==> flow/design.v <==
module control(
    input logic [6:0]op_cc, 
    input logic [2:0]fun3_c, 
    input logic [6:0]fun7_c, 
    input logic calu_br, 
    output logic cmem_wr, 
    output logic cbr, 
    output logic cmem_rd, 
    output logic creg_wr, 
    output logic cmem_reg, 
    output logic [5:0] calu_op, 
    output logic [2:0] cop_a, 
    output logic cop_b, 
    output logic i_type,  
    output logic r_type,
    output logic s_type,
    output logic sb_type,
    output logic u_type,
    output logic uj_type
);
    localparam  
                R_TYPE = 7'b0110011 , 
                R_TYPEW = 7'b0111011 , 
                I_TYPEL = 7'b0000011 , 
                I_TYPE = 7'b0010011 , 
                I_TYPEW = 7'b0011011 , 
                I_TYPEJ = 7'b1100111 , 
                I_TYPEE = 7'b1100111 , 
                S_TYPE = 7'b0100011 , 
                SB_TYPE = 7'b1100011 , 
                U_TYPE = 7'b0010111 , 
                UJ_TYPE = 7'b1101111 ; 
    assign creg_wr = ( (op_cc == R_TYPE) | (op_cc == R_TYPEW) | (op_cc == I_TYPE) | (op_cc == I_TYPEW)
                        | (op_cc == I_TYPEJ) | (op_cc == I_TYPEL) | (op_cc == U_TYPE) | (op_cc == UJ_TYPE)
                        | (op_cc == 7'h37)  
                      ) ? 1'b1 : 1'b0 ;
    assign cop_a = ( (op_cc == R_TYPE) | (op_cc == R_TYPEW) | (op_cc == I_TYPE) | (op_cc == I_TYPEW) | (op_cc == I_TYPEJ)
                        | (op_cc == I_TYPEL) | (op_cc == SB_TYPE)
                    ) ? 1'b1 : 1'b0 ;
    assign cop_b = ( (op_cc == R_TYPE) | (op_cc == R_TYPEW) | (op_cc == SB_TYPE) | (op_cc == S_TYPE)
                    ) ? 1'b1 : 1'b0 ;
    assign cmem_wr = (op_cc == S_TYPE) ? 1'b1 : 1'b0 ;
    assign cmem_rd = (op_cc == I_TYPEL) ? 1'b1 : 1'b0 ;
    assign cmem_reg = (op_cc == I_TYPEL) ? 1'b1 : 1'b0 ;
    assign cbr = (op_cc == SB_TYPE) && (calu_br == 1'b1) ? 1'b1 : 1'b0 ;
    assign i_type = ( (op_cc == I_TYPE) | (op_cc == I_TYPEE) | (op_cc == I_TYPEJ) | (op_cc == I_TYPEL)
                     | (op_cc == I_TYPEW) ) ? 1'b1 : 1'b0 ; 
    assign r_type = ( (op_cc == R_TYPE) | (op_cc == R_TYPEW) ) ? 1'b1 : 1'b0 ;
    assign s_type = (op_cc == S_TYPE) ? 1'b1 : 1'b0 ;
    assign sb_type = (op_cc == SB_TYPE) ? 1'b1 : 1'b0 ;
    assign u_type = (op_cc == U_TYPE) ? 1'b1 : 1'b0 ;
    assign uj_type = (op_cc == UJ_TYPE) ? 1'b1 : 1'b0 ;
    assign calu_op =   ((op_cc == 7'h03) && (fun3_c == 3'h0)) ? 6'd1 :  
                       ((op_cc == 7'h03) && (fun3_c == 3'h1)) ? 6'd2 :   
                       ((op_cc == 7'h03) && (fun3_c == 3'h2)) ? 6'd3 :   
                       ((op_cc == 7'h03) && (fun3_c == 3'h3)) ? 6'd4 :   
                       ((op_cc == 7'h03) && (fun3_c == 3'h4)) ? 6'd5 :   
                       ((op_cc == 7'h03) && (fun3_c == 3'h5)) ? 6'd6 :   
                       ((op_cc == 7'h03) && (fun3_c == 3'h6)) ? 6'd7 :   
                       ((op_cc == 7'h13) && (fun3_c == 3'h0)) ? 6'd8 :   
                       ((op_cc == 7'h13) && (fun3_c == 3'h1) && (fun7_c == 7'h0)) ? 6'd9 :   
                       ((op_cc == 7'h13) && (fun3_c == 3'h2)) ? 6'd10 :   
                       ((op_cc == 7'h13) && (fun3_c == 3'h3)) ? 6'd11 :   
                       ((op_cc == 7'h13) && (fun3_c == 3'h4)) ? 6'd12 :   
                       ((op_cc == 7'h13) && (fun3_c == 3'h5) && (fun7_c == 7'h00)) ? 6'd13 :   
                       ((op_cc == 7'h13) && (fun3_c == 3'h5) && (fun7_c == 7'h20)) ? 6'd14 :   
                       ((op_cc == 7'h13) && (fun3_c == 3'h6)) ? 6'd15 :   
                       ((op_cc == 7'h13) && (fun3_c == 3'h7)) ? 6'd16 :   
                       ((op_cc == 7'h17)) ? 6'd17 :   
                       ((op_cc == 7'h23) && (fun3_c == 3'h0)) ? 6'd18 :   
                       ((op_cc == 7'h23) && (fun3_c == 3'h1)) ? 6'd19 :   
                       ((op_cc == 7'h23) && (fun3_c == 3'h2)) ? 6'd20 :   
                       ((op_cc == 7'h23) && (fun3_c == 3'h3)) ? 6'd21 :   
                       ((op_cc == 7'h33) && (fun3_c == 3'h0) && (fun7_c == 7'h00)) ? 6'd22 :   
                       ((op_cc == 7'h33) && (fun3_c == 3'h0) && (fun7_c == 7'h20)) ? 6'd23 :   
                       ((op_cc == 7'h33) && (fun3_c == 3'h1) && (fun7_c == 7'h00)) ? 6'd24 :   
                       ((op_cc == 7'h33) && (fun3_c == 3'h2) && (fun7_c == 7'h00)) ? 6'd25 :   
                       ((op_cc == 7'h33) && (fun3_c == 3'h3) && (fun7_c == 7'h00)) ? 6'd26 :   
                       ((op_cc == 7'h33) && (fun3_c == 3'h4) && (fun7_c == 7'h00)) ? 6'd27 :   
                       ((op_cc == 7'h33) && (fun3_c == 3'h5) && (fun7_c == 7'h00)) ? 6'd28 :   
                       ((op_cc == 7'h33) && (fun3_c == 3'h5) && (fun7_c == 7'h20)) ? 6'd29 :   
                       ((op_cc == 7'h33) && (fun3_c == 3'h6) && (fun7_c == 7'h00)) ? 6'd30 :   
                       ((op_cc == 7'h33) && (fun3_c == 3'h7) && (fun7_c == 7'h00)) ? 6'd31 :   
                       ((op_cc == 7'h37)) ? 6'd32 :   
                       ((op_cc == 7'h63) && (fun3_c == 3'h0)) ? 6'd33 :   
                       ((op_cc == 7'h63) && (fun3_c == 3'h1)) ? 6'd34 :   
                       ((op_cc == 7'h63) && (fun3_c == 3'h4)) ? 6'd35 :   
                       ((op_cc == 7'h63) && (fun3_c == 3'h5)) ? 6'd36 :   
                       ((op_cc == 7'h63) && (fun3_c == 3'h6)) ? 6'd37 :   
                       ((op_cc == 7'h63) && (fun3_c == 3'h7)) ? 6'd38 :   
                       ((op_cc == 7'h67) && (fun3_c == 3'h0)) ? 6'd39 :   
                       ((op_cc == 7'h6F)) ? 6'd40 : 6'd0 ;  
endmodule
module imm_gen(
        input logic [31:0] instr,  
        output logic [31:0] imm  
    );
    always_comb begin
        imm = 32'd0;
        if (instr[6:0] == 7'h03 || instr[6:0] == 7'h13 || instr[6:0] == 7'h1B || instr[6:0] == 7'h67 || instr[6:0] == 7'h73)begin  
            imm = {{20{instr[31]}}, {instr [31:20]}};
        end
        else if (instr[6:0] == 7'h23)begin  
            imm = { {20{instr[31]}}, {instr [31:25],instr [11:7]}};
        end
        else if (instr[6:0] == 7'h63)begin  
            imm = { {19{instr[31]}},instr[31],instr[7],instr [30:25] ,instr[11:8],1'b0 };
        end
        else if (instr[6:0] == 7'h17 || instr[6:0] == 7'h37)begin  
            imm = {instr[31:12],12'b0};
        end
        else if (instr[6:0] == 7'h6F)begin  
            imm = { {11{instr[31]}}, instr[31], instr[19:12], instr[20], instr[30:21], 1'b0};
        end
    end
endmodule
module alu(
    input logic clk,
    input logic rst,  
    input logic [31:0] aop_a,
    input logic [31:0] aop_b,
    input logic [31:0] aimm,
    input logic [5:0] alu_op,
    input logic [31:0] apc,
    output logic cond,  
    output logic branch,
    output logic [31:0] result
);
always_comb begin
    cond = 1'b0;
    if (alu_op ==  6'd33)begin  
        if (aop_a == aop_b)begin
            cond = 1'b1;
        end 
    end
    if (alu_op ==  6'd34)begin  
        if (aop_a != aop_b)begin
            cond = 1'b1;
        end 
    end
    if (alu_op == 6'd35)begin  
        if ($signed(aop_a) < $signed(aop_b))begin
            cond = 1'b1;
        end 
    end
    if (alu_op == 6'd36)begin  
        if ($signed(aop_a) >= $signed(aop_b))begin
            cond = 1'b1;
        end     
    end
    if ($unsigned(alu_op) == $unsigned(6'd37))begin  
        if (aop_a < aop_b)begin
            cond = 1'b1;
        end 
    end
    if ($unsigned(alu_op) ==  $unsigned(6'd38))begin  
        if (aop_a >= aop_b)begin
            cond = 1'b1;
        end 
    end
end
always_ff @(posedge clk) begin
    if (rst == 1'b1)begin
        result <= 32'd0;
        branch <= 1'b0;
    end
    else begin
    branch <= cond;
    if (alu_op ==  6'd1)begin  
        result <= aop_a + aimm;
    end
    if (alu_op ==  6'd2)begin  
        result <= aop_a + aimm;
    end
    if (alu_op ==  6'd3)begin  
        result <= aop_a + aimm;
    end
    if (alu_op ==  6'd4)begin  
        result <= aop_a + aimm;
    end
    if (alu_op ==  6'd5)begin  
        result <= aop_a + aimm;
    end
    if (alu_op ==  6'd6)begin  
        result <= aop_a + aimm;
    end
    if (alu_op ==  6'd7)begin  
        result <= aop_a + aimm;
    end
    if (alu_op ==  6'd8)begin  
        result <= aop_a + aimm;
    end
    if (alu_op ==  6'd9)begin  
        result <= aop_a << aimm[4:0];
    end
    if (alu_op ==  6'd10)begin  
        result <= $signed(aop_a) < $signed(aimm) ? 32'd1 : 32'd0;
    end
    if ($unsigned(alu_op) == $unsigned(6'd11))begin  
        result <= aop_a < aimm ? 32'd1 : 32'd0;
    end
    if (alu_op ==  6'd12)begin  
        result <= aop_a ^ aimm;
    end
    if (alu_op ==  6'd13)begin  
        result <= aop_a >> aimm[4:0];
    end
    if (alu_op ==  6'd14)begin  
        result <= $signed(aop_a) >>> aimm[4:0];
    end
    if (alu_op ==  6'd15)begin  
        result <= aop_a | aimm;
    end
    if (alu_op ==  6'd16)begin  
        result <= aop_a & aimm;
    end
    if (alu_op ==  6'd17)begin  
        result <= apc + aimm;
    end
    if (alu_op ==  6'd18)begin  
        result <= aop_a + aimm;
    end
    if (alu_op ==  6'd19)begin  
        result <= aop_a + aimm;
    end
    if (alu_op ==  6'd20)begin  
        result <= aop_a + aimm;
    end
    if (alu_op ==  6'd21)begin  
        result <= aop_a + aimm;
    end
    if (alu_op ==  6'd22)begin  
        result <= aop_a + aop_b;
    end
    if (alu_op ==  6'd23)begin  
        result <= aop_a - aop_b;
    end
    if (alu_op ==  6'd24)begin  
        result <= aop_a << aop_b[4:0];
    end
    if (alu_op ==  6'd25)begin  
        result <= $signed(aop_a) < $signed(aop_b) ? 32'd1 : 32'd0;
    end
    if ($unsigned(alu_op) ==  $unsigned(6'd26))begin  
        result <= aop_a < aop_b ? 32'd1 : 32'd0;
    end
    if (alu_op ==  6'd27)begin  
        result <= aop_a ^ aop_b;
    end
    if (alu_op ==  6'd28)begin  
        result <= aop_a >> aop_b[4:0];
    end
    if (alu_op ==  6'd29)begin  
        result <= $signed(aop_a) >>> aop_b[4:0];
    end
    if (alu_op ==  6'd30)begin  
        result <= aop_a | aop_b;
    end
    if (alu_op ==  6'd31)begin  
        result <= aop_a & aop_b;
    end
    if (alu_op ==  6'd32)begin  
        result <= aimm;
    end
    if (alu_op ==  6'd39)begin  
        result <= apc + 32'd4;
    end
    if (alu_op ==  6'd40)begin  
        result <= apc + 32'd4;
    end
    end
end
endmodule
module ifu(
    input logic ibranch,  
    input logic i_typej,  
    input logic sb_type,  
    input logic uj_type,  
    input logic [31:0] iop_a,  
    input logic [31:0] imm,
    input logic [31:0] pci,  
    input logic clk, 
    input logic rst,  
    output logic [31:0] pc  
);
always_ff @(posedge clk) begin
    if (rst == 1'b1)begin
    pc <= 32'd0;
    end
    else if (sb_type == 1'b1 && ibranch == 1'b1)begin  
    pc <= pci + imm;
    end
    else if (i_typej == 1'b1)begin  
    pc <= (iop_a + imm) & 32'hFFFF_FFFE;
    end
    else if (uj_type == 1'b1)begin  
    pc <= pci + imm;
    end
    else begin
        pc <= pci + 32'd4;
    end
end
endmodule
module bolt_exec(
    input logic clk,
    input logic rst,  
    input logic [31:0] instr,  
    input logic [31:0] rs1,  
    input logic [31:0] rs2,  
    input logic [31:0] pc,  
    output logic [31:0] result,  
    output logic [31:0] next_pc,  
    output logic branch,  
    output logic reg_wr,  
    output logic mem_wr,  
    output logic mem_rd  
);
    logic cmem_wr, cbr, cmem_rd, creg_wr, cmem_reg, cop_b;
    logic [2:0] cop_a;
    logic [5:0] calu_op;
    logic i_type, r_type, s_type, sb_type, u_type, uj_type;
    logic [31:0] imm;
    logic cond;
    control u_control (
        .op_cc(instr[6:0]), .fun3_c(instr[14:12]), .fun7_c(instr[31:25]), .calu_br(cond),
        .cmem_wr(cmem_wr), .cbr(cbr), .cmem_rd(cmem_rd), .creg_wr(creg_wr), .cmem_reg(cmem_reg),
        .calu_op(calu_op), .cop_a(cop_a), .cop_b(cop_b),
        .i_type(i_type), .r_type(r_type), .s_type(s_type), .sb_type(sb_type), .u_type(u_type),
        .uj_type(uj_type)
    );
    imm_gen u_imm_gen (.instr(instr), .imm(imm));
    alu u_alu (
        .clk(clk), .rst(rst), .aop_a(rs1), .aop_b(rs2), .aimm(imm), .alu_op(calu_op), .apc(pc),
        .cond(cond), .branch(branch), .result(result)
    );
    ifu u_ifu (
        .ibranch(cbr), .i_typej(calu_op == 6'd39), .sb_type(sb_type), .uj_type(calu_op == 6'd40),
        .iop_a(rs1), .imm(imm), .pci(pc), .clk(clk), .rst(rst), .pc(next_pc)
    );
    always_ff @(posedge clk) begin
        if (rst == 1'b1)begin
            reg_wr <= 1'b0;
            mem_wr <= 1'b0;
            mem_rd <= 1'b0;
        end
        else begin
            reg_wr <= creg_wr;
            mem_wr <= cmem_wr;
            mem_rd <= cmem_rd;
        end
    end
endmodule
# Tool chain data of bolt_exec
# Tool output for the design above before and after an edit, in the order of the flow.
# Lines under "before" count in the file above, lines under "after" in the edited file.
# "change" is "after" less "before", of the values as shown; "rel_change_pct" is that difference over "before", in percent.
# Operators: Yosys type, input widths -> output width; for muxes data width and select width s.
# A cell with - has no value.
# inputs
top,bolt_exec
clock_port,clk
cell_library,sky130hd
pvt_corner,tt_025C_1v80

# The edit
# The edit as a unified diff against the file above.
# The edit is scripted: it alters the design's behaviour and was not made to optimise anything.
# begin of diff
@@ -311,9 +311,11 @@
     output logic [31:0] result,  
     output logic [31:0] next_pc,  
-    output logic branch,  
+    output logic branch_out,  
     output logic reg_wr,  
     output logic mem_wr,  
     output logic mem_rd  
 );
+    logic branch;
+    always_ff @(posedge clk) branch_out <= branch;
     logic cmem_wr, cbr, cmem_rd, creg_wr, cmem_reg, cop_b;
     logic [2:0] cop_a;
# end of diff

# Elaborated design
# Source: Yosys, flattened and elaborated, memories not mapped. Widths are those after wreduce. Registers that Yosys merges into a memory's read port (data or address) are not register bits. Print and check cells do not count.
# bits
element,before,after,change,rel_change_pct
regBits,68,69,1,1.47
elab_cells,259,260,1,0.39
# classes
element,before,after,change,rel_change_pct
n_cmp,6,6,0,0.00
n_mux,103,103,0,0.00
n_logic,14,14,0,0.00
eq_ne,62,62,0,0.00
n_addsub,5,5,0,0.00
reduce_and_logical,57,57,0,0.00
n_shift,6,6,0,0.00
# op_table
cell,before,after,change,rel_change_pct
$logic_and 1x1->1,49,49,0,0.00
$mux 32,42,42,0,0.00
$mux 6,40,40,0,0.00
$mux 1,21,21,0,0.00
$eq 6x5->1 const B,16,16,0,0.00
$eq 6x6->1 const B,9,9,0,0.00
$eq 6x4->1 const B,8,8,0,0.00
$or 1x1->1,8,8,0,0.00
$eq 7x6->1 const B,5,5,0,0.00
$logic_or 1x1->1,5,5,0,0.00
$eq 3x3->1 const B,4,4,0,0.00
$eq 6x3->1 const B,4,4,0,0.00
$eq 7x7->1 const B,4,4,0,0.00
$lt 32x32->1,4,4,0,0.00
$add 32x32->32,3,3,0,0.00
$eq 7x5->1 const B,3,3,0,0.00
$and 32x32->32,2,2,0,0.00
$eq 3x2->1 const B,2,2,0,0.00
$eq 6x2->1 const B,2,2,0,0.00
$ge 32x32->1,2,2,0,0.00
$or 32x32->32,2,2,0,0.00
$shl 32x5->32,2,2,0,0.00
$shr 32x5->32,2,2,0,0.00
$sshr 32x5->32,2,2,0,0.00
$xor 32x32->32,2,2,0,0.00
$add 32x3->32 const B,1,1,0,0.00
$eq 3x1->1 const B,1,1,0,0.00
$eq 32x32->1,1,1,0,0.00
# The list need not be complete.

# Logic depth
# Longest topological path by Yosys (ltp), each cell counted once; first at word level (registers and memories cut), then after technology mapping (sequential cells cut; the memories' decode and read muxes count).
# logic_depth
element,before,after,change,rel_change_pct
depth_word,76,76,0,0.00
ABC_AREA,0,0,-,-
mapped_depth,24,24,0,0.00
ltp_nobuf,20,20,0,0.00

# Synthesis result
# Yosys stat after the flow's synthesis: flattened, memories mapped to cells. It holds for the ABC_AREA given above (unset counts as 0); a run with the other value may have another netlist.
# by_type
type,before,after,change,rel_change_pct
sky130_fd_sc_hd__nor2_1,349,348,-1,-0.29
sky130_fd_sc_hd__clkbuf_1,219,218,-1,-0.46
sky130_fd_sc_hd__dfxtp_1,68,69,1,1.47
sky130_fd_sc_hd__buf_2,56,57,1,1.79
sky130_fd_sc_hd__buf_4,16,15,-1,-6.25
sky130_fd_sc_hd__buf_1,15,16,1,6.67
sky130_fd_sc_hd__nor2_2,5,6,1,20.00
sky130_fd_sc_hd__a21oi_1,386,386,0,0.00
sky130_fd_sc_hd__nand2_1,358,358,0,0.00
sky130_fd_sc_hd__o21ai_0,267,267,0,0.00
sky130_fd_sc_hd__ha_1,243,243,0,0.00
sky130_fd_sc_hd__nand3_1,161,161,0,0.00
sky130_fd_sc_hd__inv_1,153,153,0,0.00
sky130_fd_sc_hd__nor3_1,123,123,0,0.00
sky130_fd_sc_hd__a211oi_1,106,106,0,0.00
sky130_fd_sc_hd__o211ai_1,91,91,0,0.00
sky130_fd_sc_hd__mux2i_1,72,72,0,0.00
sky130_fd_sc_hd__xnor2_1,72,72,0,0.00
# The list need not be complete.
# synth_totals
element,before,after,change,rel_change_pct
flip_flops,68,69,1,1.47
cell_count,3835,3836,1,0.03
buf_cells,310,310,0,0.00
seqArea_um2,1361.3,1381.3,20.0,1.47
mapped_area_um2,25274.2,25294.3,20.1,0.08
# The figures by module come from a second, unflattened synthesis with its own total; it is not the netlist above.
# unflattened
element,before,after,change,rel_change_pct
cells_unflattened,4104,4105,1,0.02
hier_area_um2,27548.9,27568.9,20.0,0.07
# Each row is one instance without its submodules.
# by_module_before
mod,mod_seq_area_um2,n_inst,mod_area_um2,cells
alu,660.6,1,21006.4,3199
ifu,640.6,1,5043.6,677
control,0.0,1,769.5,124
imm_gen,0.0,1,605.6,93
bolt_exec,60.1,1,123.9,11
# by_module_after
mod,mod_seq_area_um2,n_inst,mod_area_um2,cells
alu,660.6,1,21006.4,3199
ifu,640.6,1,5043.6,677
control,0.0,1,769.5,124
imm_gen,0.0,1,605.6,93
bolt_exec,80.1,1,143.9,12

# Path before layout
# Source: OpenSTA report_checks on the synthesized netlist (no wires, ideal clock, input and output delay 20% of the period each), path of least setup slack; recovery checks are left aside. Register names are those of the netlist, which keeps one name where synthesis merged equal registers.
# synth_path
element,before,after,change,rel_change_pct
path_type,input to register,input to register,-,-
from,in instr[5],in instr[5],-,-
to,reg u_alu.result[30],reg u_alu.result[30],-,-
required_ns,6.374,6.374,0.000,0.00
t_first_pin_ns,1.300,1.300,0.000,0.00
t_arrival_ns,5.396,5.396,0.000,0.00
path_stages,22,22,0,0.00
setup_time_ns,0.126,0.126,0.000,-
in_delay_ns,1.300,1.300,0.000,0.00
path_slack_ns,0.978,0.978,0.000,-
delay_ns,4.222,4.222,0.000,0.00
tclk_ns,6.5,6.5,0.0,0.00
n_path_buf,5,5,0,0.00
period_less_setup_slack_ns,5.522,5.522,0.000,0.00
# "delay_ns" is the arrival time less input delay plus setup time.
# "path_stages" counts driving pins, that of a launching flip-flop among them; a cell with two outputs on the path counts twice.
# "period_less_setup_slack_ns" = period - worst setup slack (recovery checks aside). The figure is calculated, with input and output delays left at 20% of the set period.
# The rows between start and end are the longest chain of elaborated cells between them; the timing report does not say that the signal goes this way. Where chains are equally long, one stands for them.
# Each line given opens the expression or statement behind the cell; cells for indexed reads and writes are added by Yosys, which also makes memories of some case tables.
# At most two assigning lines are given for a register; there are more.
# synth_via_before
path_cell_list,sky130_fd_sc_hd__buf_2 -> sky130_fd_sc_hd__nor2b_1 -> sky130_fd_sc_hd__and3_1 -> sky130_fd_sc_hd__buf_2 -> sky130_fd_sc_hd__o21ai_2 -> sky130_fd_sc_hd__inv_2 -> sky130_fd_sc_hd__buf_2 -> sky130_fd_sc_hd__buf_2 -> sky130_fd_sc_hd__buf_2 -> sky130_fd_sc_hd__fa_1 -> sky130_fd_sc_hd__a21oi_1 -> sky130_fd_sc_hd__nand4b_1 -> sky130_fd_sc_hd__a21bo_2 -> sky130_fd_sc_hd__a21oi_1 -> sky130_fd_sc_hd__nor2_1 -> sky130_fd_sc_hd__o41ai_1 -> sky130_fd_sc_hd__a211oi_1 -> sky130_fd_sc_hd__o31ai_1 -> sky130_fd_sc_hd__xnor2_1 -> sky130_fd_sc_hd__nand2_1 -> sky130_fd_sc_hd__a41oi_1 -> sky130_fd_sc_hd__o21ai_0
elab_chain_cells,76
# synth_lines_before
element,line_no,text
from (decl),307,"input logic [31:0] instr,"
$eq 7x7->1,92,((op_cc == 7'h6F)) ? 6'd40 : 6'd0 ;
$mux 6,92,
$mux 6,91,((op_cc == 7'h67) && (fun3_c == 3'h0)) ? 6'd39 :
$mux 6,90,((op_cc == 7'h63) && (fun3_c == 3'h7)) ? 6'd38 :
$mux 6,89,((op_cc == 7'h63) && (fun3_c == 3'h6)) ? 6'd37 :
$mux 6,88,((op_cc == 7'h63) && (fun3_c == 3'h5)) ? 6'd36 :
$mux 6,87,((op_cc == 7'h63) && (fun3_c == 3'h4)) ? 6'd35 :
[62 not listed],-,
$mux 32,250,if (alu_op ==  6'd28)begin
$mux 32,253,if (alu_op ==  6'd29)begin
$mux 32,256,if (alu_op ==  6'd30)begin
$mux 32,259,if (alu_op ==  6'd31)begin
$mux 32,262,if (alu_op ==  6'd32)begin
$mux 32,265,if (alu_op ==  6'd39)begin
$mux 32,268,if (alu_op ==  6'd40)begin
to (assign),266,result <= apc + 32'd4;
to (assign),269,result <= apc + 32'd4;
to (decl),127,output logic [31:0] result
# synth_via_after
path_cell_list,sky130_fd_sc_hd__buf_2 -> sky130_fd_sc_hd__nor2b_1 -> sky130_fd_sc_hd__and3_1 -> sky130_fd_sc_hd__buf_2 -> sky130_fd_sc_hd__o21ai_2 -> sky130_fd_sc_hd__inv_2 -> sky130_fd_sc_hd__buf_2 -> sky130_fd_sc_hd__buf_2 -> sky130_fd_sc_hd__buf_2 -> sky130_fd_sc_hd__fa_1 -> sky130_fd_sc_hd__a21oi_1 -> sky130_fd_sc_hd__nand4b_1 -> sky130_fd_sc_hd__a21bo_2 -> sky130_fd_sc_hd__a21oi_1 -> sky130_fd_sc_hd__nor2_1 -> sky130_fd_sc_hd__o41ai_1 -> sky130_fd_sc_hd__a211oi_1 -> sky130_fd_sc_hd__o31ai_1 -> sky130_fd_sc_hd__xnor2_1 -> sky130_fd_sc_hd__nand2_1 -> sky130_fd_sc_hd__a41oi_1 -> sky130_fd_sc_hd__o21ai_0
elab_chain_cells,76
# synth_lines_after
element,line_no,text
from (decl),307,"input logic [31:0] instr,"
$eq 7x7->1,92,((op_cc == 7'h6F)) ? 6'd40 : 6'd0 ;
$mux 6,92,
$mux 6,91,((op_cc == 7'h67) && (fun3_c == 3'h0)) ? 6'd39 :
$mux 6,90,((op_cc == 7'h63) && (fun3_c == 3'h7)) ? 6'd38 :
$mux 6,89,((op_cc == 7'h63) && (fun3_c == 3'h6)) ? 6'd37 :
$mux 6,88,((op_cc == 7'h63) && (fun3_c == 3'h5)) ? 6'd36 :
$mux 6,87,((op_cc == 7'h63) && (fun3_c == 3'h4)) ? 6'd35 :
[62 not listed],-,
$mux 32,250,if (alu_op ==  6'd28)begin
$mux 32,253,if (alu_op ==  6'd29)begin
$mux 32,256,if (alu_op ==  6'd30)begin
$mux 32,259,if (alu_op ==  6'd31)begin
$mux 32,262,if (alu_op ==  6'd32)begin
$mux 32,265,if (alu_op ==  6'd39)begin
$mux 32,268,if (alu_op ==  6'd40)begin
to (assign),266,result <= apc + 32'd4;
to (assign),269,result <= apc + 32'd4;
to (decl),127,output logic [31:0] result

# Path in the finished layout
# Path of least setup slack in the final report of the runs of set A (OpenROAD, finished layout, wires in). Where an end is a register, its clock arrival counts in the times.
# layout_path
element,before,after,change,rel_change_pct
path_type,input to register,input to register,-,-
from,in rs1[1],in instr[25],-,-
to,reg u_alu.result[28],reg u_alu.result[9],-,-
in_delay_ns,1.30,1.30,0.00,0.00
t_first_pin_ns,1.30,1.30,0.00,0.00
required_ns,6.84,6.87,0.03,0.44
path_slack_ns,0.49,0.51,0.02,-
tclk_ns,6.5,6.5,0.0,0.00
t_arrival_ns,6.35,6.35,0.00,0.00
setup_time_ns,0.06,0.05,-0.01,-
path_stages,19,17,-2,-10.53
n_path_buf,6,5,-1,-16.67
# The rows between start and end are the longest chain of elaborated cells between them; the timing report does not say that the signal goes this way. Where chains are equally long, one stands for them.
# At most two assigning lines are given for a register; there are more.
# layout_via_before
path_cell_list,sky130_fd_sc_hd__clkdlybuf4s50_1 -> sky130_fd_sc_hd__buf_4 -> sky130_fd_sc_hd__fa_1 -> sky130_fd_sc_hd__a211oi_1 -> sky130_fd_sc_hd__o21bai_2 -> sky130_fd_sc_hd__o211ai_1 -> sky130_fd_sc_hd__buf_4 -> sky130_fd_sc_hd__nand3_1 -> sky130_fd_sc_hd__buf_4 -> sky130_fd_sc_hd__a311o_1 -> sky130_fd_sc_hd__a221o_2 -> sky130_fd_sc_hd__a2111oi_1 -> sky130_fd_sc_hd__buf_4 -> sky130_fd_sc_hd__nor2_1 -> sky130_fd_sc_hd__xnor2_1 -> sky130_fd_sc_hd__buf_4 -> sky130_fd_sc_hd__o22ai_1 -> sky130_fd_sc_hd__a311o_1 -> sky130_fd_sc_hd__o21ai_1
# layout_lines_before
element,line_no,text
from (decl),308,"input logic [31:0] rs1,"
to (assign),170,result <= aop_a + aimm;
to (assign),173,result <= aop_a + aimm;
to (decl),127,output logic [31:0] result
# before: Chain of elaborated cells between the ends: none given.
# layout_via_after
path_cell_list,sky130_fd_sc_hd__clkdlybuf4s50_1 -> sky130_fd_sc_hd__nor2_1 -> sky130_fd_sc_hd__and4_1 -> sky130_fd_sc_hd__buf_4 -> sky130_fd_sc_hd__buf_4 -> sky130_fd_sc_hd__a211oi_1 -> sky130_fd_sc_hd__a31oi_1 -> sky130_fd_sc_hd__or4_1 -> sky130_fd_sc_hd__nor4_1 -> sky130_fd_sc_hd__xor2_1 -> sky130_fd_sc_hd__o21a_1 -> sky130_fd_sc_hd__buf_12 -> sky130_fd_sc_hd__nor3_1 -> sky130_fd_sc_hd__nand2_1 -> sky130_fd_sc_hd__a2111oi_0 -> sky130_fd_sc_hd__buf_4 -> sky130_fd_sc_hd__a221o_1
elab_chain_cells,68
# layout_lines_after
element,line_no,text
from (decl),307,"input logic [31:0] instr,"
$logic_not 7->1,83,((op_cc == 7'h33) && (fun3_c == 3'h7) && (fun7_c == 7'h00)) ? 6'd31 :
$logic_and 1x1->1,83,
$mux 6,83,
$mux 6,82,((op_cc == 7'h33) && (fun3_c == 3'h6) && (fun7_c == 7'h00)) ? 6'd30 :
$mux 6,81,((op_cc == 7'h33) && (fun3_c == 3'h5) && (fun7_c == 7'h20)) ? 6'd29 :
$mux 6,80,((op_cc == 7'h33) && (fun3_c == 3'h5) && (fun7_c == 7'h00)) ? 6'd28 :
$mux 6,79,((op_cc == 7'h33) && (fun3_c == 3'h4) && (fun7_c == 7'h00)) ? 6'd27 :
[54 not listed],-,
$mux 32,250,if (alu_op ==  6'd28)begin
$mux 32,253,if (alu_op ==  6'd29)begin
$mux 32,256,if (alu_op ==  6'd30)begin
$mux 32,259,if (alu_op ==  6'd31)begin
$mux 32,262,if (alu_op ==  6'd32)begin
$mux 32,265,if (alu_op ==  6'd39)begin
$mux 32,268,if (alu_op ==  6'd40)begin
to (assign),266,result <= apc + 32'd4;
to (assign),269,result <= apc + 32'd4;
to (decl),127,output logic [31:0] result

# Measured runs
# Both versions went through the flow (Yosys, OpenROAD) with the same settings in each pair. Constraints: input delay and output delay 20% of the set period each, output load 0.01 pF.
# flow_settings_set_A
CORE_UTILIZATION,28
SETUP_SLACK_MARGIN,0.5
period_ns,6.5
CAP_MARGIN,20
CORE_MARGIN,2
SLEW_MARGIN,20
# results_set_A
element,before,after,change,rel_change_pct
total_negative_slack_ns,0.000,0.000,0.000,-
finalCellArea_um2,34917.2,34254.1,-663.1,-1.90
die_um2,92683.7,92756.8,73.1,0.08
fin_ws_ns,0.491,0.514,0.023,-
holdWs_ns,0.525,0.328,-0.197,-
design_power_uw,3457,3474,17,0.49
fin_util_frac,0.389,0.382,-0.007,-
clock_period_reached_ns,6.009,5.986,-0.023,-0.38
ys_area_um2,25274.2,25294.3,20.1,0.08
# flow_settings_set_B
CORE_UTILIZATION,28
SETUP_SLACK_MARGIN,0.5
period_ns,4.33
CAP_MARGIN,20
CORE_MARGIN,2
SLEW_MARGIN,20
# results_set_B
element,before,after,change,rel_change_pct
total_negative_slack_ns,-13.314,-10.527,2.787,-
finalCellArea_um2,48805.6,49074.6,269.0,0.55
die_um2,92683.7,92756.8,73.1,0.08
fin_ws_ns,-0.432,-0.355,0.077,-
holdWs_ns,0.526,0.339,-0.187,-
design_power_uw,6749,6634,-115,-1.70
fin_util_frac,0.544,0.547,0.003,-
clock_period_reached_ns,4.762,4.685,-0.077,-1.62
ys_area_um2,25274.2,25294.3,20.1,0.08
# By "clock_period_reached_ns" is meant the clock period of the run minus its worst setup slack. This is arithmetic on one report: input and output delays are still those of the set period (20% each).
# "design_power_uw": no workload was simulated; the value follows from the tool's default switching activity.
